==> flow/design.v <==
module ALUb
	(output reg [7:0] Result,
	output reg [3:0] NZVC,  
	input wire [7:0] A, B,
	input wire [2:0] ALU_Sel);
	always @ (*)
		begin
			case (ALU_Sel)
				3'b000: begin		 
							{NZVC[0], Result} = A + B; 		 
							NZVC[3] = Result[7];			 
							if (Result==0)
								NZVC[2] = 1;				 
							else
								NZVC[2] = 0;
							if (A[7]==0 && B[7]==0 && Result[7]==1) 		 
								NZVC[1] = 1;
							else if (A[7]==1 && B[7]==1 && Result[7]==0)
								NZVC[1] = 1;
							else
								NZVC[1] = 0;
						end
				3'b001: begin		 
							{NZVC[0], Result} = A + 1;
							NZVC[3] = Result[7];
							if (Result==0)
								NZVC[2] = 1;
							else
								NZVC[2] = 0;
							if (A[7]==0 && Result[7]==1) 
								NZVC[1] = 1;
							else
								NZVC[1] = 0;
						end	
				3'b010: begin		 
							{NZVC[0], Result} = A - B;
							NZVC[3] = Result[7];
							if (Result==0)
								NZVC[2] = 1;
							else
								NZVC[2] = 0;
							if (A[7]==0 && B[7]==1 && Result[7]==1) 
								NZVC[1] = 1;
							else if (A[7]==1 && B[7]==0 && Result[7]==0)
								NZVC[1] = 1;
							else 
								NZVC[1] = 0;
						end
				3'b011: begin		 
							{NZVC[0], Result} = A - 1;
							NZVC[3] = Result[7];
							if (Result==0)
								NZVC[2] = 1;
							else
								NZVC[2] = 0;
							if (A[7]==1 && Result[7]==0) 
								NZVC[1] = 1;
							else 
								NZVC[1] = 0;          
						end	
				3'b100: begin			 
							Result = A & B;
							NZVC[3] = Result[7];
							if (Result==0)
								NZVC[2] = 1;
							else
								NZVC[2] = 0;
							NZVC[1] = 0;
							NZVC[0] = 0;
						end
				3'b101: begin		 
							Result = A | B;
							NZVC[3] = Result[7];
							if (Result==0)
								NZVC[2] = 1;
							else
								NZVC[2] = 0;
							NZVC[1] = 0;
							NZVC[0] = 0;
						end
				3'b110: begin		 
							Result = A ^ B;
							NZVC[3] = Result[7];
							if (Result==0)
								NZVC[2] = 1;
							else
								NZVC[2] = 0;
							NZVC[1] = 0;
							NZVC[0] = 0;
						end
				3'b111: begin		 
							Result = ~A;
							NZVC[3] = Result[7];
							if (Result==0)
								NZVC[2] = 1;
							else
								NZVC[2] = 0;
							NZVC[1] = 0;
							NZVC[0] = 0;
						end	
				default: begin
							Result = 8'hXX;
							NZVC = 4'hX; 
						end
				endcase	
		end	
endmodule
module data_path 
	(output reg [7:0] address,
	output reg [7:0] to_memory,
	output reg [7:0] IR_out,
	output reg [3:0] CCR_Result, 
	input wire [7:0] from_memory,
	input wire [2:0] ALU_Sel,
	input wire [1:0] Bus1_Sel, Bus2_Sel,
	input wire IR_Load, MAR_Load, PC_Load, A_Load, B_Load, CCR_Load, PC_Inc,
	input wire Clk, Reset);
	wire [3:0] NZVC;
	reg [7:0] IR;
	reg [7:0] Bus1, Bus2;
	reg [7:0] PC, MAR, A, B;
	wire [7:0] ALU_Result;
	always @ (Bus1_Sel, PC, A, B) 
	begin: MUX_BUS1
		case (Bus1_Sel)
			2'b00 : Bus1 = PC;
			2'b01 : Bus1 = A;
			2'b10 : Bus1 = B; 
			default : Bus1 = 8'h00;
		endcase 
	end
	always @ (Bus2_Sel, ALU_Result, Bus1, from_memory) 
	begin: MUX_BUS2
		case (Bus2_Sel)
			2'b00 : Bus2 = ALU_Result;
			2'b01 : Bus2 = Bus1;
			2'b10 : Bus2 = from_memory; 
			default : Bus2 = 8'h00;
		endcase 
	end	
	always @ (Bus1, MAR) 
	begin
		to_memory = Bus1;
		address = MAR; 
	end
	always @ (posedge Clk or negedge Reset)
	begin: INSTRUCTION_REGISTER
		if (!Reset) begin
			IR <= 8'h00;
			IR_out <= 8'h00;  
		end else begin
			if (IR_Load) begin
				IR <= Bus2;
				IR_out <= Bus2;
			end
		end
	end
	always @ (posedge Clk or negedge Reset)
	begin: MEMORY_ADDRESS_REGISTER
		if (!Reset)
			MAR <= 8'h00;
		else
			if (MAR_Load)
				MAR <= Bus2;
	end
	always @ (posedge Clk or negedge Reset)
	begin: PROGRAM_COUNTER
		if (!Reset)
			PC <= 8'h00;
		else
			if (PC_Load)
				PC <= Bus2;
			else if (PC_Inc)
				PC <= MAR + 1;
	end
	always @ (posedge Clk or negedge Reset)  
	begin: A_REGISTER
		if (!Reset)
			A <= 8'h00;
		else
			if (A_Load)
				A <= Bus2;
	end
	always @ (posedge Clk or negedge Reset)  
	begin: B_REGISTER
		if (!Reset)
			B <= 8'h00;
		else
			if (B_Load)
				B <= Bus2;
	end
	ALUb alu(.A(A), .B(B), .ALU_Sel(ALU_Sel), .NZVC(NZVC), .Result(ALU_Result));  
	always @ (posedge Clk or negedge Reset)  
	begin: CONDITION_CODE_REGISTER
		if (!Reset)
			CCR_Result <= 4'h0;
		else
			if (CCR_Load)
				CCR_Result <= NZVC;
	end
endmodule
module control_unit 
	(output reg IR_Load, 
	 output reg MAR_Load, 
	 output reg PC_Load, PC_Inc, 
	 output reg A_Load, B_Load,
	 output reg CCR_Load,
	 output reg [2:0] ALU_Sel,
	 output reg [1:0] Bus1_Sel, Bus2_Sel,
	 output reg write, 
	 input wire [7:0] IR, 
	 input wire [3:0] CCR_Result,
     input wire Clk, Reset);
  	reg [7:0] current_state, next_state;
  	parameter S0_FETCH = 0,   
              S1_FETCH = 1,
              S2_FETCH = 2,
              S3_DECODE = 3,  
              S4_LDA_IMM = 4,  
              S5_LDA_IMM = 5,
              S6_LDA_IMM = 6,
              S4_LDA_DIR = 7,  
              S5_LDA_DIR = 8,
              S6_LDA_DIR = 9,
              S7_LDA_DIR = 10,
              S8_LDA_DIR = 11,
			  S4_STA_DIR = 12,  
			  S5_STA_DIR = 13, 
			  S6_STA_DIR = 14, 
			  S7_STA_DIR = 15, 
			  S4_LDB_IMM = 16,  
			  S5_LDB_IMM = 17,
			  S6_LDB_IMM = 18,
			  S4_LDB_DIR = 19,  
			  S5_LDB_DIR = 20,
			  S6_LDB_DIR = 21,
			  S7_LDB_DIR = 22,
			  S8_LDB_DIR = 23,
			  S4_STB_DIR = 24,  
			  S5_STB_DIR = 25,
			  S6_STB_DIR = 26,
			  S7_STB_DIR = 27,
			  S4_BRA = 28,  
			  S5_BRA = 29,
			  S6_BRA = 30,
			  S4_BEQ = 31,  
			  S5_BEQ = 32,
			  S6_BEQ = 33,
			  S7_BEQ = 34,  
			  S4_BNE = 35,  
			  S5_BNE = 36,
			  S6_BNE = 37,
			  S7_BNE = 38,  
			  S4_BMI = 39,  
			  S5_BMI = 40,
			  S6_BMI = 41, 
			  S7_BMI = 42,  
			  S4_BPL = 43,  
			  S5_BPL = 44,
			  S6_BPL = 45,
			  S7_BPL = 46,  
			  S4_BVS = 47,  
			  S5_BVS = 48,
			  S6_BVS = 49,
			  S7_BVS = 50,  
			  S4_BVC = 51,  
			  S5_BVC = 52, 
			  S6_BVC = 53,
			  S7_BVC = 54,  
			  S4_BCS = 55,  
			  S5_BCS = 56,
			  S6_BCS = 57,
			  S7_BCS = 58,  
			  S4_BCC = 59,  
			  S5_BCC = 60,
			  S6_BCC = 61,
			  S7_BCC = 62,  
			  S4_ADD_AB = 63,  
			  S4_SUB_AB = 64,  
			  S4_AND_AB = 65,  
			  S4_OR_AB = 66,  
 			  S4_INCA = 67,  
			  S4_INCB = 68,  
			  S4_DECA = 69,  
			  S4_DECB = 70,  
			  S4_XORAB = 71,  
			  S4_NOTA = 72,  
			  S4_NOTB = 73,  
			  S4_ADDAB_LDB = 74,  
			  S8_BSKIP = 75;  
			  parameter LDA_IMM = 8'h86;  
			  parameter LDA_DIR = 8'h87;  
			  parameter LDB_IMM = 8'h88;  
			  parameter LDB_DIR = 8'h89;  
			  parameter STA_DIR = 8'h96;  
			  parameter STB_DIR = 8'h97;  
			  parameter ADD_AB = 8'h42;  
			  parameter SUB_AB = 8'h43;  
			  parameter AND_AB = 8'h44;  
			  parameter OR_AB = 8'h45;  
			  parameter INCA = 8'h46;  
			  parameter INCB = 8'h47;  
			  parameter DECA = 8'h48;  
			  parameter DECB = 8'h49;  
			  parameter XOR_AB = 8'h4A;  
			  parameter NOTA = 8'h4B;  
			  parameter NOTB = 8'h4C;  
			  parameter ADDAB_LDB = 8'h4D;  
			  parameter BRA = 8'h20;  
			  parameter BMI = 8'h21;  
			  parameter BPL = 8'h22;  
			  parameter BEQ = 8'h23;  
			  parameter BNE = 8'h24;  
			  parameter BVS = 8'h25;  
			  parameter BVC = 8'h26;  
			  parameter BCS = 8'h27;  
			  parameter BCC = 8'h28;  
  	always @ (posedge Clk or negedge Reset)
  		begin: STATE_MEMORY
  			if (!Reset)
  				current_state <= S0_FETCH;
  			else
  				current_state <= next_state;
  		end
  	always @ (*)
  		begin: NEXT_STATE_LOGIC
  			case (current_state)
  				S0_FETCH : next_state = S1_FETCH;
  				S1_FETCH : next_state = S2_FETCH;
  				S2_FETCH : next_state = S3_DECODE;
  				S3_DECODE : if (IR == LDA_IMM) next_state = S4_LDA_IMM;
  							 else if (IR == LDA_DIR) next_state = S4_LDA_DIR;
  							 else if (IR == STA_DIR) next_state = S4_STA_DIR;
							 else if (IR == LDB_IMM) next_state = S4_LDB_IMM;
							 else if (IR == LDB_DIR) next_state = S4_LDB_DIR;
							 else if (IR == STA_DIR) next_state = S4_STA_DIR;
							 else if (IR == STB_DIR) next_state = S4_STB_DIR;
							 else if (IR == ADD_AB) next_state = S4_ADD_AB;
							 else if (IR == ADDAB_LDB) next_state = S4_ADDAB_LDB;
							 else if (IR == SUB_AB) next_state = S4_SUB_AB;
							 else if (IR == AND_AB) next_state = S4_AND_AB;
							 else if (IR == OR_AB) next_state = S4_OR_AB;
							 else if (IR == INCA) next_state = S4_INCA;
							 else if (IR == INCB) next_state = S4_INCB;
							 else if (IR == DECA) next_state = S4_DECA;
							 else if (IR == DECB) next_state = S4_DECB;
							 else if (IR == XOR_AB) next_state = S4_XORAB;
							 else if (IR == NOTA) next_state = S4_NOTA;
							 else if (IR == NOTB) next_state = S4_NOTB;
							 else if (IR == BRA) next_state = S4_BRA;
							 else if (IR == BMI) 
								begin
									if (CCR_Result[3] == 1)
										next_state = S4_BMI;
									else
										next_state = S7_BMI;
								end
							 else if (IR == BPL) 
								begin
									if (CCR_Result[3] == 0)
										next_state = S4_BPL;
									else
										next_state = S7_BPL;
								end
							 else if (IR == BEQ) 
							 	begin
									if (CCR_Result[2] == 1)
										next_state = S4_BEQ;
									else
										next_state = S7_BEQ;
								end
							 else if (IR == BNE) 
							 	begin
									if (CCR_Result[2] == 0)
										next_state = S4_BNE;
									else
										next_state = S7_BNE;
								end
							 else if (IR == BVS) 
							 	begin
									if (CCR_Result[1] == 1)
										next_state = S4_BVS;
									else
										next_state = S7_BVS;
								end
							 else if (IR == BVC) 
							 	begin
									if (CCR_Result[1] == 0)
										next_state = S4_BVC;
									else
										next_state = S7_BVC;
								end
							 else if (IR == BCS) 
							 	begin
									if (CCR_Result[0] == 1)
										next_state = S4_BCS;
									else
										next_state = S7_BCS;
								end
							 else if (IR == BCC) 
							 	begin
									if (CCR_Result[0] == 0)
										next_state = S4_BCC;
									else
										next_state = S7_BCC;
								end
							 else next_state = S3_DECODE;  
  				S4_LDA_IMM : next_state = S5_LDA_IMM;  
  				S5_LDA_IMM : next_state = S6_LDA_IMM;
				S6_LDA_IMM : next_state = S0_FETCH;
				S4_LDA_DIR : next_state = S5_LDA_DIR;
				S5_LDA_DIR : next_state = S6_LDA_DIR;
				S6_LDA_DIR : next_state = S7_LDA_DIR;
				S7_LDA_DIR : next_state = S8_LDA_DIR;
				S8_LDA_DIR : next_state = S0_FETCH;
				S4_STA_DIR : next_state = S5_STA_DIR;
				S5_STA_DIR : next_state = S6_STA_DIR;
				S6_STA_DIR : next_state = S7_STA_DIR;
				S7_STA_DIR : next_state = S0_FETCH;
				S4_LDB_IMM : next_state = S5_LDB_IMM;
				S5_LDB_IMM : next_state = S6_LDB_IMM;
				S6_LDB_IMM : next_state = S0_FETCH;
				S4_LDB_DIR : next_state = S5_LDB_DIR;
				S5_LDB_DIR : next_state = S6_LDB_DIR;
				S6_LDB_DIR : next_state = S7_LDB_DIR;
				S7_LDB_DIR : next_state = S8_LDB_DIR;
				S8_LDB_DIR : next_state = S0_FETCH;
				S4_STB_DIR : next_state = S5_STB_DIR;
				S5_STB_DIR : next_state = S6_STB_DIR;
				S6_STB_DIR : next_state = S7_STB_DIR;
				S7_STB_DIR : next_state = S0_FETCH;
				S4_BRA : next_state = S5_BRA;
				S5_BRA : next_state = S6_BRA;
				S6_BRA : next_state = S0_FETCH;
			  	S4_BEQ : next_state = S5_BEQ;
				S5_BEQ : next_state = S6_BEQ;
				S6_BEQ : next_state = S0_FETCH;
				S7_BEQ : next_state = S8_BSKIP;
				S4_BNE : next_state = S5_BNE;
				S5_BNE : next_state = S6_BNE;
				S6_BNE : next_state = S0_FETCH;
				S7_BNE : next_state = S8_BSKIP;
				S4_BMI : next_state = S5_BMI;
				S5_BMI : next_state = S6_BMI;
				S6_BMI : next_state = S0_FETCH;
				S7_BMI : next_state = S8_BSKIP;
				S4_BPL : next_state = S5_BPL;
				S5_BPL : next_state = S6_BPL;
				S6_BPL : next_state = S0_FETCH;
				S7_BPL : next_state = S8_BSKIP;
				S4_BVS : next_state = S5_BVS;
				S5_BVS : next_state = S6_BVS;
				S6_BVS : next_state = S0_FETCH;
				S7_BVS : next_state = S8_BSKIP;
				S4_BVC : next_state = S5_BVC;
				S5_BVC : next_state = S6_BVC;
				S6_BVC : next_state = S0_FETCH;
				S7_BVC : next_state = S8_BSKIP;
				S4_BCS : next_state = S5_BCS;
				S5_BCS : next_state = S6_BCS;
				S6_BCS : next_state = S0_FETCH;
				S7_BCS : next_state = S8_BSKIP;
				S4_BCC : next_state = S5_BCC;
				S5_BCC : next_state = S6_BCC;
				S6_BCC : next_state = S0_FETCH;
				S7_BCC : next_state = S8_BSKIP;
				S8_BSKIP : next_state = S0_FETCH;
				S4_ADD_AB : next_state = S0_FETCH;
				S4_SUB_AB : next_state = S0_FETCH;
				S4_AND_AB : next_state = S0_FETCH;
				S4_OR_AB : next_state = S0_FETCH;
				S4_INCA : next_state = S0_FETCH;
  				default  : next_state = S0_FETCH;
  			endcase
  		end
  		always @ (*)
  			begin: OUTPUT_LOGIC
  				case (current_state)
  					S0_FETCH : 
  						begin  
  							IR_Load = 0;
							MAR_Load = 1;
							PC_Load = 0;
							PC_Inc = 0;
 							A_Load = 0;
							B_Load = 0;
 							ALU_Sel = 3'b000;
 							CCR_Load = 0;
 							Bus1_Sel = 2'b00;  
  							Bus2_Sel = 2'b01;  
 							write = 0;
						end
					S1_FETCH : 
  						begin  
  							IR_Load = 0;
							MAR_Load = 0;
							PC_Load = 0;
							PC_Inc = 1;
 							A_Load = 0;
							B_Load = 0;
 							ALU_Sel = 3'b000;
 							CCR_Load = 0;
 							Bus1_Sel = 2'b00;  
  							Bus2_Sel = 2'b01;  
 							write = 0;
						end
					S2_FETCH :
						begin  
							IR_Load = 1;
							MAR_Load = 0;
							PC_Load = 0;
							PC_Inc = 0;
 							A_Load = 0;
							B_Load = 0;
 							ALU_Sel = 3'b000;
 							CCR_Load = 0;
 							Bus1_Sel = 2'b00;  
  							Bus2_Sel = 2'b10;  
 							write = 0;
						end
					S3_DECODE : 
  						begin  
  							IR_Load = 0;
							MAR_Load = 0;
							PC_Load = 0;
							PC_Inc = 0;
 							A_Load = 0;
							B_Load = 0;
 							ALU_Sel = 3'b000;
 							CCR_Load = 0;
 							Bus1_Sel = 2'b00;  
  							Bus2_Sel = 2'b01;  
 							write = 0;
						end
					S4_LDA_IMM : 
  						begin  
  							IR_Load = 0;
							MAR_Load = 1;
							PC_Load = 0;
							PC_Inc = 0;
 							A_Load = 0;
							B_Load = 0;
 							ALU_Sel = 3'b000;
 							CCR_Load = 0;
 							Bus1_Sel = 2'b00;  
  							Bus2_Sel = 2'b01;  
 							write = 0;
						end
					S5_LDA_IMM : 
  						begin  
  							IR_Load = 0;
							MAR_Load = 0;
							PC_Load = 0;
							PC_Inc = 1;
 							A_Load = 0;
							B_Load = 0;
 							ALU_Sel = 3'b000;
 							CCR_Load = 0;
 							Bus1_Sel = 2'b00;  
  							Bus2_Sel = 2'b10;  
 							write = 0;
						end
					S6_LDA_IMM : 
  						begin  
  							IR_Load = 0;
							MAR_Load = 0;
							PC_Load = 0;
							PC_Inc = 0;
 							A_Load = 1;
							B_Load = 0;
 							ALU_Sel = 3'b000;
 							CCR_Load = 0;
 							Bus1_Sel = 2'b00;  
  							Bus2_Sel = 2'b10;  
 							write = 0;
						end
					S4_LDA_DIR : 
  						begin  
  							IR_Load = 0;
							MAR_Load = 1;
							PC_Load = 0;
							PC_Inc = 0;
 							A_Load = 0;
							B_Load = 0;
 							ALU_Sel = 3'b000;
 							CCR_Load = 0;
 							Bus1_Sel = 2'b00;  
  							Bus2_Sel = 2'b01;  
 							write = 0;
						end
					S5_LDA_DIR : 
  						begin  
  							IR_Load = 0;
							MAR_Load = 0;
							PC_Load = 0;
							PC_Inc = 1;
 							A_Load = 0;
							B_Load = 0;
 							ALU_Sel = 3'b000;
 							CCR_Load = 0;
 							Bus1_Sel = 2'b00;  
  							Bus2_Sel = 2'b10;  
 							write = 0;
						end
					S6_LDA_DIR : 
  						begin  
  							IR_Load = 0;
							MAR_Load = 1;
							PC_Load = 0;
							PC_Inc = 0;
 							A_Load = 0;
							B_Load = 0;
 							ALU_Sel = 3'b000;
 							CCR_Load = 0;
 							Bus1_Sel = 2'b00;  
  							Bus2_Sel = 2'b10;  
 							write = 0;
						end
					S7_LDA_DIR :
						begin  
  							IR_Load = 0;
							MAR_Load = 0;
							PC_Load = 0;
							PC_Inc = 0;
 							A_Load = 0;
							B_Load = 0;
 							ALU_Sel = 3'b000;
 							CCR_Load = 0;
 							Bus1_Sel = 2'b00;  
  							Bus2_Sel = 2'b10;  
 							write = 0;
						end
					S8_LDA_DIR :
						begin  
  							IR_Load = 0;
							MAR_Load = 0;
							PC_Load = 0;
							PC_Inc = 0;
 							A_Load = 1;
							B_Load = 0;
 							ALU_Sel = 3'b000;
 							CCR_Load = 0;
 							Bus1_Sel = 2'b00;  
  							Bus2_Sel = 2'b10;  
 							write = 0;
						end
					S4_LDB_IMM : 
  						begin  
  							IR_Load = 0;
							MAR_Load = 1;
							PC_Load = 0;
							PC_Inc = 0;
 							A_Load = 0;
							B_Load = 0;
 							ALU_Sel = 3'b000;
 							CCR_Load = 0;
 							Bus1_Sel = 2'b00;  
  							Bus2_Sel = 2'b01;  
 							write = 0;
						end
					S5_LDB_IMM : 
  						begin  
  							IR_Load = 0;
							MAR_Load = 0;
							PC_Load = 0;
							PC_Inc = 1;
 							A_Load = 0;
							B_Load = 0;
 							ALU_Sel = 3'b000;
 							CCR_Load = 0;
 							Bus1_Sel = 2'b00;  
  							Bus2_Sel = 2'b10;  
 							write = 0;
						end
					S6_LDB_IMM : 
  						begin  
  							IR_Load = 0;
							MAR_Load = 0;
							PC_Load = 0;
							PC_Inc = 0;
 							A_Load = 0;
							B_Load = 1;
 							ALU_Sel = 3'b000;
 							CCR_Load = 0;
 							Bus1_Sel = 2'b00;  
  							Bus2_Sel = 2'b10;  
 							write = 0;
						end
					S4_LDB_DIR : 
  						begin  
  							IR_Load = 0;
							MAR_Load = 1;
							PC_Load = 0;
							PC_Inc = 0;
 							A_Load = 0;
							B_Load = 0;
 							ALU_Sel = 3'b000;
 							CCR_Load = 0;
 							Bus1_Sel = 2'b00;  
  							Bus2_Sel = 2'b01;  
 							write = 0;
						end
					S5_LDB_DIR : 
  						begin  
  							IR_Load = 0;
							MAR_Load = 0;
							PC_Load = 0;
							PC_Inc = 1;
 							A_Load = 0;
							B_Load = 0;
 							ALU_Sel = 3'b000;
 							CCR_Load = 0;
 							Bus1_Sel = 2'b00;  
  							Bus2_Sel = 2'b10;  
 							write = 0;
						end
					S6_LDB_DIR : 
  						begin  
  							IR_Load = 0;
							MAR_Load = 1;
							PC_Load = 0;
							PC_Inc = 0;
 							A_Load = 0;
							B_Load = 0;
 							ALU_Sel = 3'b000;
 							CCR_Load = 0;
 							Bus1_Sel = 2'b00;  
  							Bus2_Sel = 2'b10;  
 							write = 0;
						end
					S7_LDB_DIR : 
  						begin  
  							IR_Load = 0;
							MAR_Load = 0;
							PC_Load = 0;
							PC_Inc = 0;
 							A_Load = 0;
							B_Load = 0;
 							ALU_Sel = 3'b000;
 							CCR_Load = 0;
 							Bus1_Sel = 2'b00;  
  							Bus2_Sel = 2'b10;  
 							write = 0;
						end
					S8_LDB_DIR :
						begin  
  							IR_Load = 0;
							MAR_Load = 0;
							PC_Load = 0;
							PC_Inc = 0;
 							A_Load = 0;
							B_Load = 1;
 							ALU_Sel = 3'b000;
 							CCR_Load = 0;
 							Bus1_Sel = 2'b00;  
  							Bus2_Sel = 2'b10;  
 							write = 0;
						end
					S4_STA_DIR : 
  						begin  
  							IR_Load = 0;
							MAR_Load = 1;
							PC_Load = 0;
							PC_Inc = 0;
 							A_Load = 0;
							B_Load = 0;
 							ALU_Sel = 3'b000;
 							CCR_Load = 0;
 							Bus1_Sel = 2'b00;  
  							Bus2_Sel = 2'b01;  
 							write = 0;
						end
					S5_STA_DIR : 
  						begin  
  							IR_Load = 0;
							MAR_Load = 0;
							PC_Load = 0;
							PC_Inc = 1;
 							A_Load = 0;
							B_Load = 0;
 							ALU_Sel = 3'b000;
 							CCR_Load = 0;
 							Bus1_Sel = 2'b00;  
  							Bus2_Sel = 2'b10;  
 							write = 0;
						end
					S6_STA_DIR : 
  						begin  
  							IR_Load = 0;
							MAR_Load = 1;
							PC_Load = 0;
							PC_Inc = 0;
 							A_Load = 0;
							B_Load = 0;
 							ALU_Sel = 3'b000;
 							CCR_Load = 0;
 							Bus1_Sel = 2'b00;  
  							Bus2_Sel = 2'b10;  
 							write = 0;
						end
					S7_STA_DIR : 
  						begin  
  							IR_Load = 0;
							MAR_Load = 0;
							PC_Load = 0;
							PC_Inc = 0;
 							A_Load = 0;
							B_Load = 0;
 							ALU_Sel = 3'b000;
 							CCR_Load = 0;
 							Bus1_Sel = 2'b01;  
  							Bus2_Sel = 2'b00;  
 							write = 1;
						end
					S4_STB_DIR : 
  						begin  
  							IR_Load = 0;
							MAR_Load = 1;
							PC_Load = 0;
							PC_Inc = 0;
 							A_Load = 0;
							B_Load = 0;
 							ALU_Sel = 3'b000;
 							CCR_Load = 0;
 							Bus1_Sel = 2'b00;  
  							Bus2_Sel = 2'b01;  
 							write = 0;
						end
					S5_STB_DIR : 
  						begin  
  							IR_Load = 0;
							MAR_Load = 0;
							PC_Load = 0;
							PC_Inc = 1;
 							A_Load = 0;
							B_Load = 0;
 							ALU_Sel = 3'b000;
 							CCR_Load = 0;
 							Bus1_Sel = 2'b00;  
  							Bus2_Sel = 2'b10;  
 							write = 0;
						end
					S6_STB_DIR : 
  						begin  
  							IR_Load = 0;
							MAR_Load = 1;
							PC_Load = 0;
							PC_Inc = 0;
 							A_Load = 0;
							B_Load = 0;
 							ALU_Sel = 3'b000;
 							CCR_Load = 0;
 							Bus1_Sel = 2'b00;  
  							Bus2_Sel = 2'b10;  
 							write = 0;
						end
					S7_STB_DIR : 
  						begin  
  							IR_Load = 0;
							MAR_Load = 0;
							PC_Load = 0;
							PC_Inc = 0;
 							A_Load = 0;
							B_Load = 0;
 							ALU_Sel = 3'b000;
 							CCR_Load = 0;
 							Bus1_Sel = 2'b10;  
  							Bus2_Sel = 2'b00;  
 							write = 1;
						end
					S4_ADD_AB : 
  						begin  
  							IR_Load = 0;
							MAR_Load = 0;
							PC_Load = 0;
							PC_Inc = 0;
 							A_Load = 1;
							B_Load = 0;
 							ALU_Sel = 3'b000;
 							CCR_Load = 1;
 							Bus1_Sel = 2'b01;  
  							Bus2_Sel = 2'b00;  
 							write = 0;
						end
					S4_SUB_AB :
						begin  
							IR_Load = 0;
							MAR_Load = 0;
							PC_Load = 0;
							PC_Inc = 0;
 							A_Load = 1;
							B_Load = 0;
 							ALU_Sel = 3'b010;
 							CCR_Load = 1;
 							Bus1_Sel = 2'b01;  
  							Bus2_Sel = 2'b00;  
 							write = 0;
						end
					S4_AND_AB :
						begin  
							IR_Load = 0;
							MAR_Load = 0;
							PC_Load = 0;
							PC_Inc = 0;
 							A_Load = 1;
							B_Load = 0;
 							ALU_Sel = 3'b100;
 							CCR_Load = 1;
 							Bus1_Sel = 2'b01;  
  							Bus2_Sel = 2'b00;  
 							write = 0;
						end
					S4_OR_AB :
						begin  
							IR_Load = 0;
							MAR_Load = 0;
							PC_Load = 0;
							PC_Inc = 0;
 							A_Load = 1;
							B_Load = 0;
 							ALU_Sel = 3'b101;
 							CCR_Load = 1;
 							Bus1_Sel = 2'b01;  
  							Bus2_Sel = 2'b00;  
 							write = 0;
						end
					S4_INCA :
						begin  
							IR_Load = 0;
							MAR_Load = 0;
							PC_Load = 0;
							PC_Inc = 0;
 							A_Load = 1;
							B_Load = 0;
 							ALU_Sel = 3'b001;
 							CCR_Load = 1;
 							Bus1_Sel = 2'b01;  
  							Bus2_Sel = 2'b00;  
 							write = 0;
						end
					S4_DECA :
						begin  
							IR_Load = 0;
							MAR_Load = 0;
							PC_Load = 0;
							PC_Inc = 0;
 							A_Load = 1;
							B_Load = 0;
 							ALU_Sel = 3'b011;
 							CCR_Load = 1;
 							Bus1_Sel = 2'b01;  
  							Bus2_Sel = 2'b00;  
 							write = 0;
						end
					S4_XORAB :
						begin  
							IR_Load = 0;
							MAR_Load = 0;
							PC_Load = 0;
							PC_Inc = 0;
 							A_Load = 1;
							B_Load = 0;
 							ALU_Sel = 3'b110;
 							CCR_Load = 1;
 							Bus1_Sel = 2'b01;  
  							Bus2_Sel = 2'b00;  
 							write = 0;
						end
					S4_NOTA :
						begin  
							IR_Load = 0;
							MAR_Load = 0;
							PC_Load = 0;
							PC_Inc = 0;
 							A_Load = 1;
							B_Load = 0;
 							ALU_Sel = 3'b111;
 							CCR_Load = 1;
 							Bus1_Sel = 2'b01;  
  							Bus2_Sel = 2'b00;  
 							write = 0;
						end
					S4_ADDAB_LDB :
						begin  
							IR_Load = 0;
							MAR_Load = 0;
							PC_Load = 0;
							PC_Inc = 0;
 							A_Load = 0;
							B_Load = 1;
 							ALU_Sel = 3'b000;
 							CCR_Load = 1;
 							Bus1_Sel = 2'b01;  
  							Bus2_Sel = 2'b00;  
 							write = 0;
						end
					S4_INCB :
						begin  
							IR_Load = 0;
							MAR_Load = 0;
							PC_Load = 0;
							PC_Inc = 0;
							A_Load = 0;
							B_Load = 1;
							ALU_Sel = 3'b001;
							CCR_Load = 1;
							Bus1_Sel = 2'b10;  
							Bus2_Sel = 2'b00;  
							write = 0;
						end
					S4_DECB :
						begin  
							IR_Load = 0;
							MAR_Load = 0;
							PC_Load = 0;
							PC_Inc = 0;
							A_Load = 0;
							B_Load = 1;
							ALU_Sel = 3'b011;
							CCR_Load = 1;
							Bus1_Sel = 2'b10;  
							Bus2_Sel = 2'b00;  
							write = 0;
						end
					S4_NOTB :
						begin  
							IR_Load = 0;
							MAR_Load = 0;
							PC_Load = 0;
							PC_Inc = 0;
							A_Load = 0;
							B_Load = 1;
							ALU_Sel = 3'b111;
							CCR_Load = 1;
							Bus1_Sel = 2'b10;  
							Bus2_Sel = 2'b00;  
							write = 0;
						end
					S4_BRA :
						begin  
							IR_Load = 0;
							MAR_Load = 1;
							PC_Load = 0;
							PC_Inc = 0;
							A_Load = 0;
							B_Load = 0;
							ALU_Sel = 3'b000;
							CCR_Load = 0;
							Bus1_Sel = 2'b00;  
							Bus2_Sel = 2'b01;  
							write = 0;
						end
					S5_BRA :
						begin  
							IR_Load = 0;
							MAR_Load = 0;
							PC_Load = 0;
							PC_Inc = 0;
							A_Load = 0;
							B_Load = 0;
							ALU_Sel = 3'b000;
							CCR_Load = 0;
							Bus1_Sel = 2'b00;  
							Bus2_Sel = 2'b10;  
							write = 0;
						end
					S6_BRA :
						begin  
							IR_Load = 0;
							MAR_Load = 0;
							PC_Load = 1;
							PC_Inc = 0;
							A_Load = 0;
							B_Load = 0;
							ALU_Sel = 3'b000;
							CCR_Load = 0;
							Bus1_Sel = 2'b00;  
							Bus2_Sel = 2'b10;  
							write = 0;
						end
					S4_BMI :
						begin  
							IR_Load = 0;
							MAR_Load = 1;
							PC_Load = 0;
							PC_Inc = 0;
							A_Load = 0;
							B_Load = 0;
							ALU_Sel = 3'b000;
							CCR_Load = 0;
							Bus1_Sel = 2'b00;  
							Bus2_Sel = 2'b01;  
							write = 0;
						end
					S5_BMI :
						begin  
							IR_Load = 0;
							MAR_Load = 0;
							PC_Load = 0;
							PC_Inc = 0;
							A_Load = 0;
							B_Load = 0;
							ALU_Sel = 3'b000;
							CCR_Load = 0;
							Bus1_Sel = 2'b00;  
							Bus2_Sel = 2'b10;  
							write = 0;
						end
					S6_BMI :
						begin  
							IR_Load = 0;
							MAR_Load = 0;
							PC_Load = 1;
							PC_Inc = 0;
							A_Load = 0;
							B_Load = 0;
							ALU_Sel = 3'b000;
							CCR_Load = 0;
							Bus1_Sel = 2'b00;  
							Bus2_Sel = 2'b10;  
							write = 0;
						end
					S7_BMI :
						begin  
							IR_Load = 0;
							MAR_Load = 1;
							PC_Load = 0;
							PC_Inc = 0;
							A_Load = 0;
							B_Load = 0;
							ALU_Sel = 3'b000;
							CCR_Load = 0;
							Bus1_Sel = 2'b00;  
							Bus2_Sel = 2'b01;  
							write = 0;
						end
					S4_BPL :
						begin  
							IR_Load = 0;
							MAR_Load = 1;
							PC_Load = 0;
							PC_Inc = 0;
							A_Load = 0;
							B_Load = 0;
							ALU_Sel = 3'b000;
							CCR_Load = 0;
							Bus1_Sel = 2'b00;  
							Bus2_Sel = 2'b01;  
							write = 0;
						end
					S5_BPL :
						begin  
							IR_Load = 0;
							MAR_Load = 0;
							PC_Load = 0;
							PC_Inc = 0;
							A_Load = 0;
							B_Load = 0;
							ALU_Sel = 3'b000;
							CCR_Load = 0;
							Bus1_Sel = 2'b00;  
							Bus2_Sel = 2'b10;  
							write = 0;
						end
					S6_BPL :
						begin  
							IR_Load = 0;
							MAR_Load = 0;
							PC_Load = 1;
							PC_Inc = 0;
							A_Load = 0;
							B_Load = 0;
							ALU_Sel = 3'b000;
							CCR_Load = 0;
							Bus1_Sel = 2'b00;  
							Bus2_Sel = 2'b10;  
							write = 0;
						end
					S7_BPL :
						begin  
							IR_Load = 0;
							MAR_Load = 1;
							PC_Load = 0;
							PC_Inc = 0;
							A_Load = 0;
							B_Load = 0;
							ALU_Sel = 3'b000;
							CCR_Load = 0;
							Bus1_Sel = 2'b00;  
							Bus2_Sel = 2'b01;  
							write = 0;
						end
					S4_BEQ :
						begin  
							IR_Load = 0;
							MAR_Load = 1;
							PC_Load = 0;
							PC_Inc = 0;
							A_Load = 0;
							B_Load = 0;
							ALU_Sel = 3'b000;
							CCR_Load = 0;
							Bus1_Sel = 2'b00;  
							Bus2_Sel = 2'b01;  
							write = 0;
						end
					S5_BEQ :
						begin  
							IR_Load = 0;
							MAR_Load = 0;
							PC_Load = 0;
							PC_Inc = 0;
							A_Load = 0;
							B_Load = 0;
							ALU_Sel = 3'b000;
							CCR_Load = 0;
							Bus1_Sel = 2'b00;  
							Bus2_Sel = 2'b10;  
							write = 0;
						end
					S6_BEQ :
						begin  
							IR_Load = 0;
							MAR_Load = 0;
							PC_Load = 1;
							PC_Inc = 0;
							A_Load = 0;
							B_Load = 0;
							ALU_Sel = 3'b000;
							CCR_Load = 0;
							Bus1_Sel = 2'b00;  
							Bus2_Sel = 2'b10;  
							write = 0;
						end
					S7_BEQ :
						begin  
							IR_Load = 0;
							MAR_Load = 1;
							PC_Load = 0;
							PC_Inc = 0;
							A_Load = 0;
							B_Load = 0;
							ALU_Sel = 3'b000;
							CCR_Load = 0;
							Bus1_Sel = 2'b00;  
							Bus2_Sel = 2'b01;  
							write = 0;
						end
					S4_BNE :
						begin  
							IR_Load = 0;
							MAR_Load = 1;
							PC_Load = 0;
							PC_Inc = 0;
							A_Load = 0;
							B_Load = 0;
							ALU_Sel = 3'b000;
							CCR_Load = 0;
							Bus1_Sel = 2'b00;  
							Bus2_Sel = 2'b01;  
							write = 0;
						end
					S5_BNE :
						begin  
							IR_Load = 0;
							MAR_Load = 0;
							PC_Load = 0;
							PC_Inc = 0;
							A_Load = 0;
							B_Load = 0;
							ALU_Sel = 3'b000;
							CCR_Load = 0;
							Bus1_Sel = 2'b00;  
							Bus2_Sel = 2'b10;  
							write = 0;
						end
					S6_BNE :
						begin  
							IR_Load = 0;
							MAR_Load = 0;
							PC_Load = 1;
							PC_Inc = 0;
							A_Load = 0;
							B_Load = 0;
							ALU_Sel = 3'b000;
							CCR_Load = 0;
							Bus1_Sel = 2'b00;  
							Bus2_Sel = 2'b10;  
							write = 0;
						end
					S7_BNE :
						begin  
							IR_Load = 0;
							MAR_Load = 1;
							PC_Load = 0;
							PC_Inc = 0;
							A_Load = 0;
							B_Load = 0;
							ALU_Sel = 3'b000;
							CCR_Load = 0;
							Bus1_Sel = 2'b00;  
							Bus2_Sel = 2'b01;  
							write = 0;
						end
					S4_BVS :
						begin  
							IR_Load = 0;
							MAR_Load = 1;
							PC_Load = 0;
							PC_Inc = 0;
							A_Load = 0;
							B_Load = 0;
							ALU_Sel = 3'b000;
							CCR_Load = 0;
							Bus1_Sel = 2'b00;  
							Bus2_Sel = 2'b01;  
							write = 0;
						end
					S5_BVS :
						begin  
							IR_Load = 0;
							MAR_Load = 0;
							PC_Load = 0;
							PC_Inc = 0;
							A_Load = 0;
							B_Load = 0;
							ALU_Sel = 3'b000;
							CCR_Load = 0;
							Bus1_Sel = 2'b00;  
							Bus2_Sel = 2'b10;  
							write = 0;
						end
					S6_BVS :
						begin  
							IR_Load = 0;
							MAR_Load = 0;
							PC_Load = 1;
							PC_Inc = 0;
							A_Load = 0;
							B_Load = 0;
							ALU_Sel = 3'b000;
							CCR_Load = 0;
							Bus1_Sel = 2'b00;  
							Bus2_Sel = 2'b10;  
							write = 0;
						end
					S7_BVS :
						begin  
							IR_Load = 0;
							MAR_Load = 1;
							PC_Load = 0;
							PC_Inc = 0;
							A_Load = 0;
							B_Load = 0;
							ALU_Sel = 3'b000;
							CCR_Load = 0;
							Bus1_Sel = 2'b00;  
							Bus2_Sel = 2'b01;  
							write = 0;
						end
					S4_BVC :
						begin  
							IR_Load = 0;
							MAR_Load = 1;
							PC_Load = 0;
							PC_Inc = 0;
							A_Load = 0;
							B_Load = 0;
							ALU_Sel = 3'b000;
							CCR_Load = 0;
							Bus1_Sel = 2'b00;  
							Bus2_Sel = 2'b01;  
							write = 0;
						end
					S5_BVC :
						begin  
							IR_Load = 0;
							MAR_Load = 0;
							PC_Load = 0;
							PC_Inc = 0;
							A_Load = 0;
							B_Load = 0;
							ALU_Sel = 3'b000;
							CCR_Load = 0;
							Bus1_Sel = 2'b00;  
							Bus2_Sel = 2'b10;  
							write = 0;
						end
					S6_BVC :
						begin  
							IR_Load = 0;
							MAR_Load = 0;
							PC_Load = 1;
							PC_Inc = 0;
							A_Load = 0;
							B_Load = 0;
							ALU_Sel = 3'b000;
							CCR_Load = 0;
							Bus1_Sel = 2'b00;  
							Bus2_Sel = 2'b10;  
							write = 0;
						end
					S7_BVC :
						begin  
							IR_Load = 0;
							MAR_Load = 1;
							PC_Load = 0;
							PC_Inc = 0;
							A_Load = 0;
							B_Load = 0;
							ALU_Sel = 3'b000;
							CCR_Load = 0;
							Bus1_Sel = 2'b00;  
							Bus2_Sel = 2'b01;  
							write = 0;
						end
					S4_BCS :
						begin  
							IR_Load = 0;
							MAR_Load = 1;
							PC_Load = 0;
							PC_Inc = 0;
							A_Load = 0;
							B_Load = 0;
							ALU_Sel = 3'b000;
							CCR_Load = 0;
							Bus1_Sel = 2'b00;  
							Bus2_Sel = 2'b01;  
							write = 0;
						end
					S5_BCS :
						begin  
							IR_Load = 0;
							MAR_Load = 0;
							PC_Load = 0;
							PC_Inc = 0;
							A_Load = 0;
							B_Load = 0;
							ALU_Sel = 3'b000;
							CCR_Load = 0;
							Bus1_Sel = 2'b00;  
							Bus2_Sel = 2'b10;  
							write = 0;
						end
					S6_BCS :
						begin  
							IR_Load = 0;
							MAR_Load = 0;
							PC_Load = 1;
							PC_Inc = 0;
							A_Load = 0;
							B_Load = 0;
							ALU_Sel = 3'b000;
							CCR_Load = 0;
							Bus1_Sel = 2'b00;  
							Bus2_Sel = 2'b10;  
							write = 0;
						end
					S7_BCS :
						begin  
							IR_Load = 0;
							MAR_Load = 1;
							PC_Load = 0;
							PC_Inc = 0;
							A_Load = 0;
							B_Load = 0;
							ALU_Sel = 3'b000;
							CCR_Load = 0;
							Bus1_Sel = 2'b00;  
							Bus2_Sel = 2'b01;  
							write = 0;
						end
					S4_BCC :
						begin  
							IR_Load = 0;
							MAR_Load = 1;
							PC_Load = 0;
							PC_Inc = 0;
							A_Load = 0;
							B_Load = 0;
							ALU_Sel = 3'b000;
							CCR_Load = 0;
							Bus1_Sel = 2'b00;  
							Bus2_Sel = 2'b01;  
							write = 0;
						end
					S5_BCC :
						begin  
							IR_Load = 0;
							MAR_Load = 0;
							PC_Load = 0;
							PC_Inc = 0;
							A_Load = 0;
							B_Load = 0;
							ALU_Sel = 3'b000;
							CCR_Load = 0;
							Bus1_Sel = 2'b00;  
							Bus2_Sel = 2'b10;  
							write = 0;
						end
					S6_BCC :
						begin  
							IR_Load = 0;
							MAR_Load = 0;
							PC_Load = 1;
							PC_Inc = 0;
							A_Load = 0;
							B_Load = 0;
							ALU_Sel = 3'b000;
							CCR_Load = 0;
							Bus1_Sel = 2'b00;  
							Bus2_Sel = 2'b10;  
							write = 0;
						end
					S7_BCC :
						begin  
							IR_Load = 0;
							MAR_Load = 1;
							PC_Load = 0;
							PC_Inc = 0;
							A_Load = 0;
							B_Load = 0;
							ALU_Sel = 3'b000;
							CCR_Load = 0;
							Bus1_Sel = 2'b00;  
							Bus2_Sel = 2'b01;  
							write = 0;
						end
					S8_BSKIP :
						begin  
							IR_Load = 0;
							MAR_Load = 0;
							PC_Load = 0;
							PC_Inc = 1;
							A_Load = 0;
							B_Load = 0;
							ALU_Sel = 3'b000;
							CCR_Load = 0;
							Bus1_Sel = 2'b00;  
							Bus2_Sel = 2'b10;  
							write = 0;
						end
					default : 
						begin
							IR_Load = 0;
							MAR_Load = 0;
							PC_Load = 0;
							PC_Inc = 0;
							A_Load = 0;
							B_Load = 0;
							ALU_Sel = 3'b000;
							CCR_Load = 0;
							Bus1_Sel = 2'b00;  
							Bus2_Sel = 2'b00;  
							write = 0;
						end
  				endcase
  			end
endmodule
module cpu 
	(output wire [7:0] address,
	 output wire [7:0] to_memory,
	 output wire write,
	 input wire [7:0] from_memory, 
     input wire clk, reset);
        wire IR_Load;
    wire MAR_Load;
    wire PC_Load;
    wire PC_Inc;
    wire A_Load;
    wire B_Load;
    wire CCR_Load;
    wire[2:0] ALU_Sel;
    wire[1:0] Bus1_Sel, Bus2_Sel;
    wire[7:0] IR;
    wire[3:0] CCR_Result;
	control_unit ctrl_un0 (
        .IR_Load(IR_Load),
        .MAR_Load(MAR_Load),
        .PC_Load(PC_Load),
        .PC_Inc(PC_Inc),
        .A_Load(A_Load),
        .B_Load(B_Load),
        .CCR_Load(CCR_Load),
        .ALU_Sel(ALU_Sel),
        .Bus1_Sel(Bus1_Sel),
        .Bus2_Sel(Bus2_Sel),
        .write(write),
        .IR(IR),
        .CCR_Result(CCR_Result),
        .Clk(clk),
        .Reset(reset)
	);
	data_path dt_pht0 (
		.address(address),
        .to_memory(to_memory),
        .IR_out(IR),
        .CCR_Result(CCR_Result),
        .from_memory(from_memory),
        .ALU_Sel(ALU_Sel),
        .Bus1_Sel(Bus1_Sel),
        .Bus2_Sel(Bus2_Sel),
        .IR_Load(IR_Load),
        .MAR_Load(MAR_Load),
        .PC_Load(PC_Load),
        .PC_Inc(PC_Inc),
        .A_Load(A_Load),
        .B_Load(B_Load),
        .CCR_Load(CCR_Load),
        .Clk(clk),
        .Reset(reset)
	);
endmodule
; Step by step through the tools: cpu
; Tool output for the design above before and after an edit, in the order of the flow.
; "before" refers to lines of the RTL above, "after" to lines of the edited file.
; "change" is "after" less "before", of the values as shown; "rel_change_pct" is that difference over "before", in percent.
; Library cell names are shortened.
; Not given: --
[design]
design = cpu
clock_port = clk
library = sky130hd
corner = tt_025C_1v80

; Edit of the RTL
; Unified diff, file above to edited file.
; This change comes from a script, not from a designer. The edited design behaves differently; no optimisation was intended.
; begin of diff
@@ -171,5 +171,5 @@
 			if (PC_Load)
 				PC <= Bus2;
-			else if (PC_Inc)
+			else 
 				PC <= MAR + 1;
 	end
; end of diff

; Word-level counts
; Source: Yosys, flattened and elaborated, memories not mapped. Widths are those after wreduce. Registers that Yosys merges into a memory's read port (data or address) are not register bits. Print and check cells do not count. Equal cells are merged and count once.
; Memory sizes are those after Yosys's memory passes, which may raise the word count (mostly to a power of two), join words into wider ones and drop unused or constant bits.
[bits]
columns = item, before, after, change, rel_change_pct
row1 = n_memories, 1, 1, 0, 0.00
row2 = romBits, 1920, 1920, 0, 0.00
row3 = in_bits, 10, 10, 0, 0.00
row4 = clocked_rd_ports_x_width, 0, 0, 0, --
row5 = word_cells, 192, 190, -2, -1.04
row6 = regBits, 52, 52, 0, 0.00
row7 = output_inout_bits, 17, 17, 0, 0.00
row8 = latch_bits, 0, 0, 0, --
row9 = mem_bits_rw, 0, 0, 0, --
[classes]
columns = item, before, after, change, rel_change_pct
row1 = shifts, 0, 0, 0, --
row2 = n_cmp, 0, 0, 0, --
row3 = n_eq, 85, 85, 0, 0.00
row4 = n_mux, 60, 59, -1, -1.67
row5 = logic, 9, 9, 0, 0.00
row6 = div_mod_pow, 0, 0, 0, --
row7 = n_reduce_logical, 25, 24, -1, -4.00
row8 = n_addsub, 5, 5, 0, 0.00
row9 = mul, 0, 0, 0, --
[memory_table]
columns = item, before, after
row1 = mem_shapes, 128x15 r1 w0, 128x15 r1 w0
[op_table]
columns = cell, before, after, change, rel_change_pct
row1 = 8-bit 2-to-1 mux, 29, 28, -1, -3.45
row2 = 2-bit nonzero test, 1, 0, -1, -100.00
row3 = 8-bit by 6-bit equality test with 1-bit output with constant B, 32, 32, 0, 0.00
row4 = 1-bit 2-to-1 mux, 14, 14, 0, 0.00
row5 = 8-bit by 5-bit equality test with 1-bit output with constant B, 12, 12, 0, 0.00
row6 = 8-bit by 7-bit equality test with 1-bit output with constant B, 12, 12, 0, 0.00
row7 = 1-bit logical AND, 10, 10, 0, 0.00
row8 = 8-bit zero test, 9, 9, 0, 0.00
row9 = 8-bit by 4-bit equality test with 1-bit output with constant B, 6, 6, 0, 0.00
row10 = 8-bit equality test with constant B, 6, 6, 0, 0.00
row11 = 1-bit NOT, 5, 5, 0, 0.00
row12 = 3-bit equality test with constant B, 4, 4, 0, 0.00
row13 = 3-bit 2-to-1 mux, 4, 4, 0, 0.00
row14 = 8-bit by 3-bit equality test with 1-bit output with constant B, 3, 3, 0, 0.00
row15 = 2-bit by 1-bit equality test with 1-bit output with constant B, 2, 2, 0, 0.00
row16 = 2-bit equality test with constant B, 2, 2, 0, 0.00
row17 = 3-bit by 2-bit equality test with 1-bit output with constant B, 2, 2, 0, 0.00
row18 = 8-bit by 2-bit equality test with 1-bit output with constant B, 2, 2, 0, 0.00
row19 = 2-bit zero test, 2, 2, 0, 0.00
row20 = 4-bit 2-to-1 mux, 2, 2, 0, 0.00
row21 = 1-bit case mux with 5-bit select, 2, 2, 0, 0.00
row22 = 1-bit case mux with 8-bit select, 2, 2, 0, 0.00
row23 = 8-bit case mux with 3-bit select, 2, 2, 0, 0.00
row24 = 8-bit by 1-bit adder with 8-bit output with constant B, 1, 1, 0, 0.00
row25 = 8-bit by 1-bit adder with 9-bit output with constant B, 1, 1, 0, 0.00
row26 = 8-bit by 8-bit adder with 9-bit output, 1, 1, 0, 0.00
row27 = 8-bit AND, 1, 1, 0, 0.00
row28 = 3-bit by 1-bit equality test with 1-bit output with constant B, 1, 1, 0, 0.00
; The list need not be complete.

; Depth
; Yosys ltp: most cells in a row. Word level: on the elaborated netlist, between registers, memories and ports. Mapped: between sequential cells and ports; inverters and the memories' decode and read muxes count.
[depth]
columns = item, before, after, change, rel_change_pct
row1 = depth_word, 29, 29, 0, 0.00
row2 = ABC_AREA, 0, 0, --, --
row3 = depth_mapped, 12, 12, 0, 0.00
row4 = mapped_depth_nobuf, 11, 11, 0, 0.00

; Netlist
; The flow's flattened synthesis, as Yosys stat reports it; memories are mapped. The netlist is that of the ABC_AREA named above (0 if unset); the other value can give another one.
[types]
columns = type, before, after, change, rel_change_pct
row1 = nor2_1, 63, 45, -18, -28.57
row2 = mux2_2, 17, 29, 12, 70.59
row3 = nor3_1, 33, 23, -10, -30.30
row4 = o21ai_0, 48, 39, -9, -18.75
row5 = a31oi_1, 18, 9, -9, -50.00
row6 = and3_1, 16, 7, -9, -56.25
row7 = nor2b_1, 18, 10, -8, -44.44
row8 = nand2_1, 71, 64, -7, -9.86
row9 = inv_1, 32, 39, 7, 21.88
row10 = a21oi_1, 67, 61, -6, -8.96
row11 = o22ai_1, 14, 9, -5, -35.71
row12 = buf_2, 11, 6, -5, -45.45
row13 = a221o_1, 9, 4, -5, -55.56
row14 = mux2_4, 5, 0, -5, -100.00
row15 = buf_4, 2, 7, 5, 250.00
row16 = nand3b_1, 1, 6, 5, 500.00
row17 = xnor2_1, 17, 13, -4, -23.53
row18 = nand2b_1, 12, 16, 4, 33.33
; The list need not be complete.
[mapped]
columns = item, before, after, change, rel_change_pct
row1 = mapped_cells, 816, 772, -44, -5.39
row2 = sequential_area_um2, 1276.2, 1276.2, 0.0, 0.00
row3 = buf_cells, 57, 58, 1, 1.75
row4 = synth_area_um2, 6184.7, 6158.4, -26.3, -0.43
row5 = ff_cells, 51, 51, 0, 0.00
; The figures by module come from a second, unflattened synthesis with its own total; it is not the netlist above.
[hier_totals]
columns = item, before, after, change, rel_change_pct
row1 = hier_cells, 788, 753, -35, -4.44
row2 = area_unflattened_um2, 5933.2, 5923.2, -10.0, -0.17
; Rows give one instance, submodules left out.
[modules_before]
columns = module, cells, area_um2, seq_area_um2, instances
row1 = data_path, 210, 2075.7, 1101.1, 1
row2 = ALUb, 271, 1983.2, 0.0, 1
row3 = control_unit, 307, 1874.3, 175.2, 1
row4 = cpu, 0, 0.0, 0.0, 1
[modules_after]
columns = module, cells, area_um2, seq_area_um2, instances
row1 = data_path, 189, 2078.2, 1101.1, 1
row2 = ALUb, 271, 1983.2, 0.0, 1
row3 = control_unit, 293, 1861.8, 175.2, 1
row4 = cpu, 0, 0.0, 0.0, 1

; Path before layout
; Source: OpenSTA report_checks on the synthesized netlist (no wires, ideal clock, input and output delay 20% of the period each), path of least setup slack; recovery checks are left aside. Register names are those of the netlist, which keeps one name where synthesis merged equal registers.
[synth_timing]
columns = item, before, after, change, rel_change_pct
row1 = path_type, register -> output, register -> output, --, --
row2 = from, register ctrl_un0.current_state[1], register ctrl_un0.current_state[1], --, --
row3 = to, output port to_memory[2], output port to_memory[2], --, --
row4 = stages, 10, 10, 0, 0.00
row5 = path_delay_ns, 2.117, 2.119, 0.002, 0.09
row6 = t_arrival_ns, 2.117, 2.119, 0.002, 0.09
row7 = launch_ns, 0.000, 0.000, 0.000, --
row8 = tclk_ns, 8.0, 8.0, 0.0, 0.00
row9 = output_delay_ns, 1.600, 1.600, 0.000, 0.00
row10 = t_required_ns, 6.400, 6.400, 0.000, 0.00
row11 = setup_slack_ns, 4.283, 4.281, -0.002, --
row12 = n_path_buf, 2, 2, 0, 0.00
row13 = period_less_setup_slack_ns, 3.717, 3.719, 0.002, 0.05
; "path_delay_ns" is the arrival time less input delay plus setup time.
; A path that ends at an output port has no setup time.
; "stages" counts driving pins, that of a launching flip-flop among them; a cell with two outputs on the path counts twice.
; "period_less_setup_slack_ns" = period - worst setup slack (recovery checks aside). The figure is calculated, with input and output delays left at 20% of the set period.
; The rows between start and end are the longest chain of elaborated cells between them; the timing report does not say that the signal goes this way. Where chains are equally long, one stands for them.
; A line is the first line of the expression or statement that the cell stems from. Yosys adds cells for indexed reads and writes and turns some case tables into memories.
; A memory read counts as a cell of the chain, while the word-level depth stops at memories.
[synth_via_before]
cell_sequence = dfrtp_1 ha_1 buf_2 nand2b_1 or4_1 and2_1 clkbuf_2 a21oi_1 a2bb2oi_1 inv_1
elab_chain_cells = 4
cone_cells = 6
lines_between = 2
cone_classes = 2 x eq/ne; 2 x mux; 1 x reduce/logical; 1 x memory
[synth_rtl_before]
columns = item, line_no
row1 = "start, declared", 214  ; reg [7:0] current_state, next_state;
row2 = "start, assigned", 321  ; current_state <= S0_FETCH;
row3 = "start, assigned", 323  ; current_state <= next_state;
row4 = memory 128 x 15 bit, 478  ; case (current_state)
row5 = 15-bit 2-to-1 mux, 478
row6 = 2-bit equality test, 125  ; case (Bus1_Sel)
row7 = 8-bit case mux with 3-bit select, 125
row8 = "end, declared", 1562  ; output wire [7:0] to_memory,
[synth_via_after]
cell_sequence = dfrtp_1 clkbuf_1 inv_1 ha_1 clkbuf_1 and3b_1 o21a_1 nor2_1 a21oi_1 o21ai_0
elab_chain_cells = 4
cone_cells = 6
lines_between = 2
cone_classes = 2 x eq/ne; 2 x mux; 1 x reduce/logical; 1 x memory
[synth_rtl_after]
columns = item, line_no
row1 = "start, declared", 214  ; reg [7:0] current_state, next_state;
row2 = "start, assigned", 321  ; current_state <= S0_FETCH;
row3 = "start, assigned", 323  ; current_state <= next_state;
row4 = memory 128 x 15 bit, 478  ; case (current_state)
row5 = 15-bit 2-to-1 mux, 478
row6 = 2-bit equality test, 125  ; case (Bus1_Sel)
row7 = 8-bit case mux with 3-bit select, 125
row8 = "end, declared", 1562  ; output wire [7:0] to_memory,

; Path in the finished layout
; Path of least setup slack in the final report of each run of set A (OpenROAD, finished layout, wires in). Where an end is a register, its clock arrival counts in the times.
[layout_timing]
columns = item, before, after, change, rel_change_pct
row1 = path_type, register -> output, register -> output, --, --
row2 = from, register ctrl_un0.current_state[1], register ctrl_un0.current_state[1], --, --
row3 = to, output port to_memory[1], output port to_memory[5], --, --
row4 = output_delay_ns, 1.10, 1.10, 0.00, 0.00
row5 = t_required_ns, 4.41, 4.41, 0.00, 0.00
row6 = n_path_buf, 1, 1, 0, 0.00
row7 = setup_slack_ns, 0.82, 0.79, -0.03, --
row8 = t_arrival_ns, 3.58, 3.61, 0.03, 0.84
row9 = tclk_ns, 5.51, 5.51, 0.00, 0.00
row10 = stages, 9, 8, -1, -11.11
row11 = launch_ns, 0.29, 0.30, 0.01, 3.45
; The rows between start and end are the longest chain of elaborated cells between them; the timing report does not say that the signal goes this way. Where chains are equally long, one stands for them.
; A memory read counts as a cell of the chain, while the word-level depth stops at memories.
[layout_via_before]
cell_sequence = dfrtp_1 inv_1 ha_1 and3b_1 o21ai_1 and2_1 a21oi_1 o21ai_0 clkdlybuf4s50_1
elab_chain_cells = 4
cone_cells = 6
lines_between = 2
cone_classes = 2 x eq/ne; 2 x mux; 1 x reduce/logical; 1 x memory
[layout_rtl_before]
columns = item, line_no
row1 = "start, declared", 214  ; reg [7:0] current_state, next_state;
row2 = "start, assigned", 321  ; current_state <= S0_FETCH;
row3 = "start, assigned", 323  ; current_state <= next_state;
row4 = memory 128 x 15 bit, 478  ; case (current_state)
row5 = 15-bit 2-to-1 mux, 478
row6 = 2-bit equality test, 125  ; case (Bus1_Sel)
row7 = 8-bit case mux with 3-bit select, 125
row8 = "end, declared", 1562  ; output wire [7:0] to_memory,
[layout_via_after]
cell_sequence = dfrtp_1 ha_1 and4b_1 nand3_1 a211oi_2 and2_1 or2_2 clkdlybuf4s50_1
elab_chain_cells = 4
cone_cells = 6
lines_between = 2
cone_classes = 2 x eq/ne; 2 x mux; 1 x reduce/logical; 1 x memory
[layout_rtl_after]
columns = item, line_no
row1 = "start, declared", 214  ; reg [7:0] current_state, next_state;
row2 = "start, assigned", 321  ; current_state <= S0_FETCH;
row3 = "start, assigned", 323  ; current_state <= next_state;
row4 = memory 128 x 15 bit, 478  ; case (current_state)
row5 = 15-bit 2-to-1 mux, 478
row6 = 2-bit equality test, 125  ; case (Bus1_Sel)
row7 = 8-bit case mux with 3-bit select, 125
row8 = "end, declared", 1562  ; output wire [7:0] to_memory,

; Flow runs
; Both versions went through the flow (Yosys, OpenROAD) with the same settings in each pair. Constraints: input delay and output delay 20% of the set period each, output load 0.01 pF.
[settings_set_A]
period_ns = 5.51
CAP_MARGIN = 20
CORE_MARGIN = 2
CORE_UTILIZATION = 40
SLEW_MARGIN = 20
[results_set_A]
columns = item, before, after, change, rel_change_pct
row1 = design.die.area_um2, 16472.4, 16404.5, -67.9, -0.41
row2 = period_less_ws_ns, 4.686, 4.716, 0.030, 0.64
row3 = worstSetupSlack_ns, 0.824, 0.794, -0.030, --
row4 = ws_hold_ns, 0.556, 0.547, -0.009, --
row5 = post_synth_area_um2, 6184.7, 6158.4, -26.3, -0.43
row6 = timing.setup.tns_ns, 0.000, 0.000, 0.000, --
row7 = final_cell_area_um2, 6621.4, 6577.6, -43.8, -0.66
row8 = finish.utilization_frac, 0.437, 0.434, -0.003, --
row9 = total_power_uw, 4996, 4348, -648, -12.97
[settings_set_B]
CELL_PAD_IN_SITES_GLOBAL_PLACEMENT = 3
CORE_UTILIZATION = 31
CTS_CLUSTER_DIAMETER = 335
CTS_CLUSTER_SIZE = 40
MIN_ROUTING_LAYER = met1
PLACE_DENSITY_LB_ADDON = 0.06
SETUP_SLACK_MARGIN = 0.83
SLEW_MARGIN = 20
TNS_END_PERCENT = 60
period_ns = 4.67
CAP_MARGIN = 20
CORE_MARGIN = 2
[results_set_B]
columns = item, before, after, change, rel_change_pct
row1 = design.die.area_um2, 21096.1, 21009.1, -87.0, -0.41
row2 = period_less_ws_ns, 3.771, 3.767, -0.004, -0.11
row3 = worstSetupSlack_ns, 0.899, 0.903, 0.004, --
row4 = ws_hold_ns, 0.556, 0.549, -0.007, --
row5 = post_synth_area_um2, 6184.7, 6158.4, -26.3, -0.43
row6 = timing.setup.tns_ns, 0.000, 0.000, 0.000, --
row7 = final_cell_area_um2, 6952.9, 6900.4, -52.5, -0.76
row8 = finish.utilization_frac, 0.356, 0.355, -0.001, --
row9 = total_power_uw, 6160, 5300, -860, -13.96
; "period_less_ws_ns" means the clock period less the worst setup slack. The figure is calculated, with input and output delays left at 20% of the set period.
; By "total_power_uw" is meant OpenSTA's value without simulated activity: inputs other than the clock are taken to toggle once in ten clock periods, and the tool carries that through the logic.
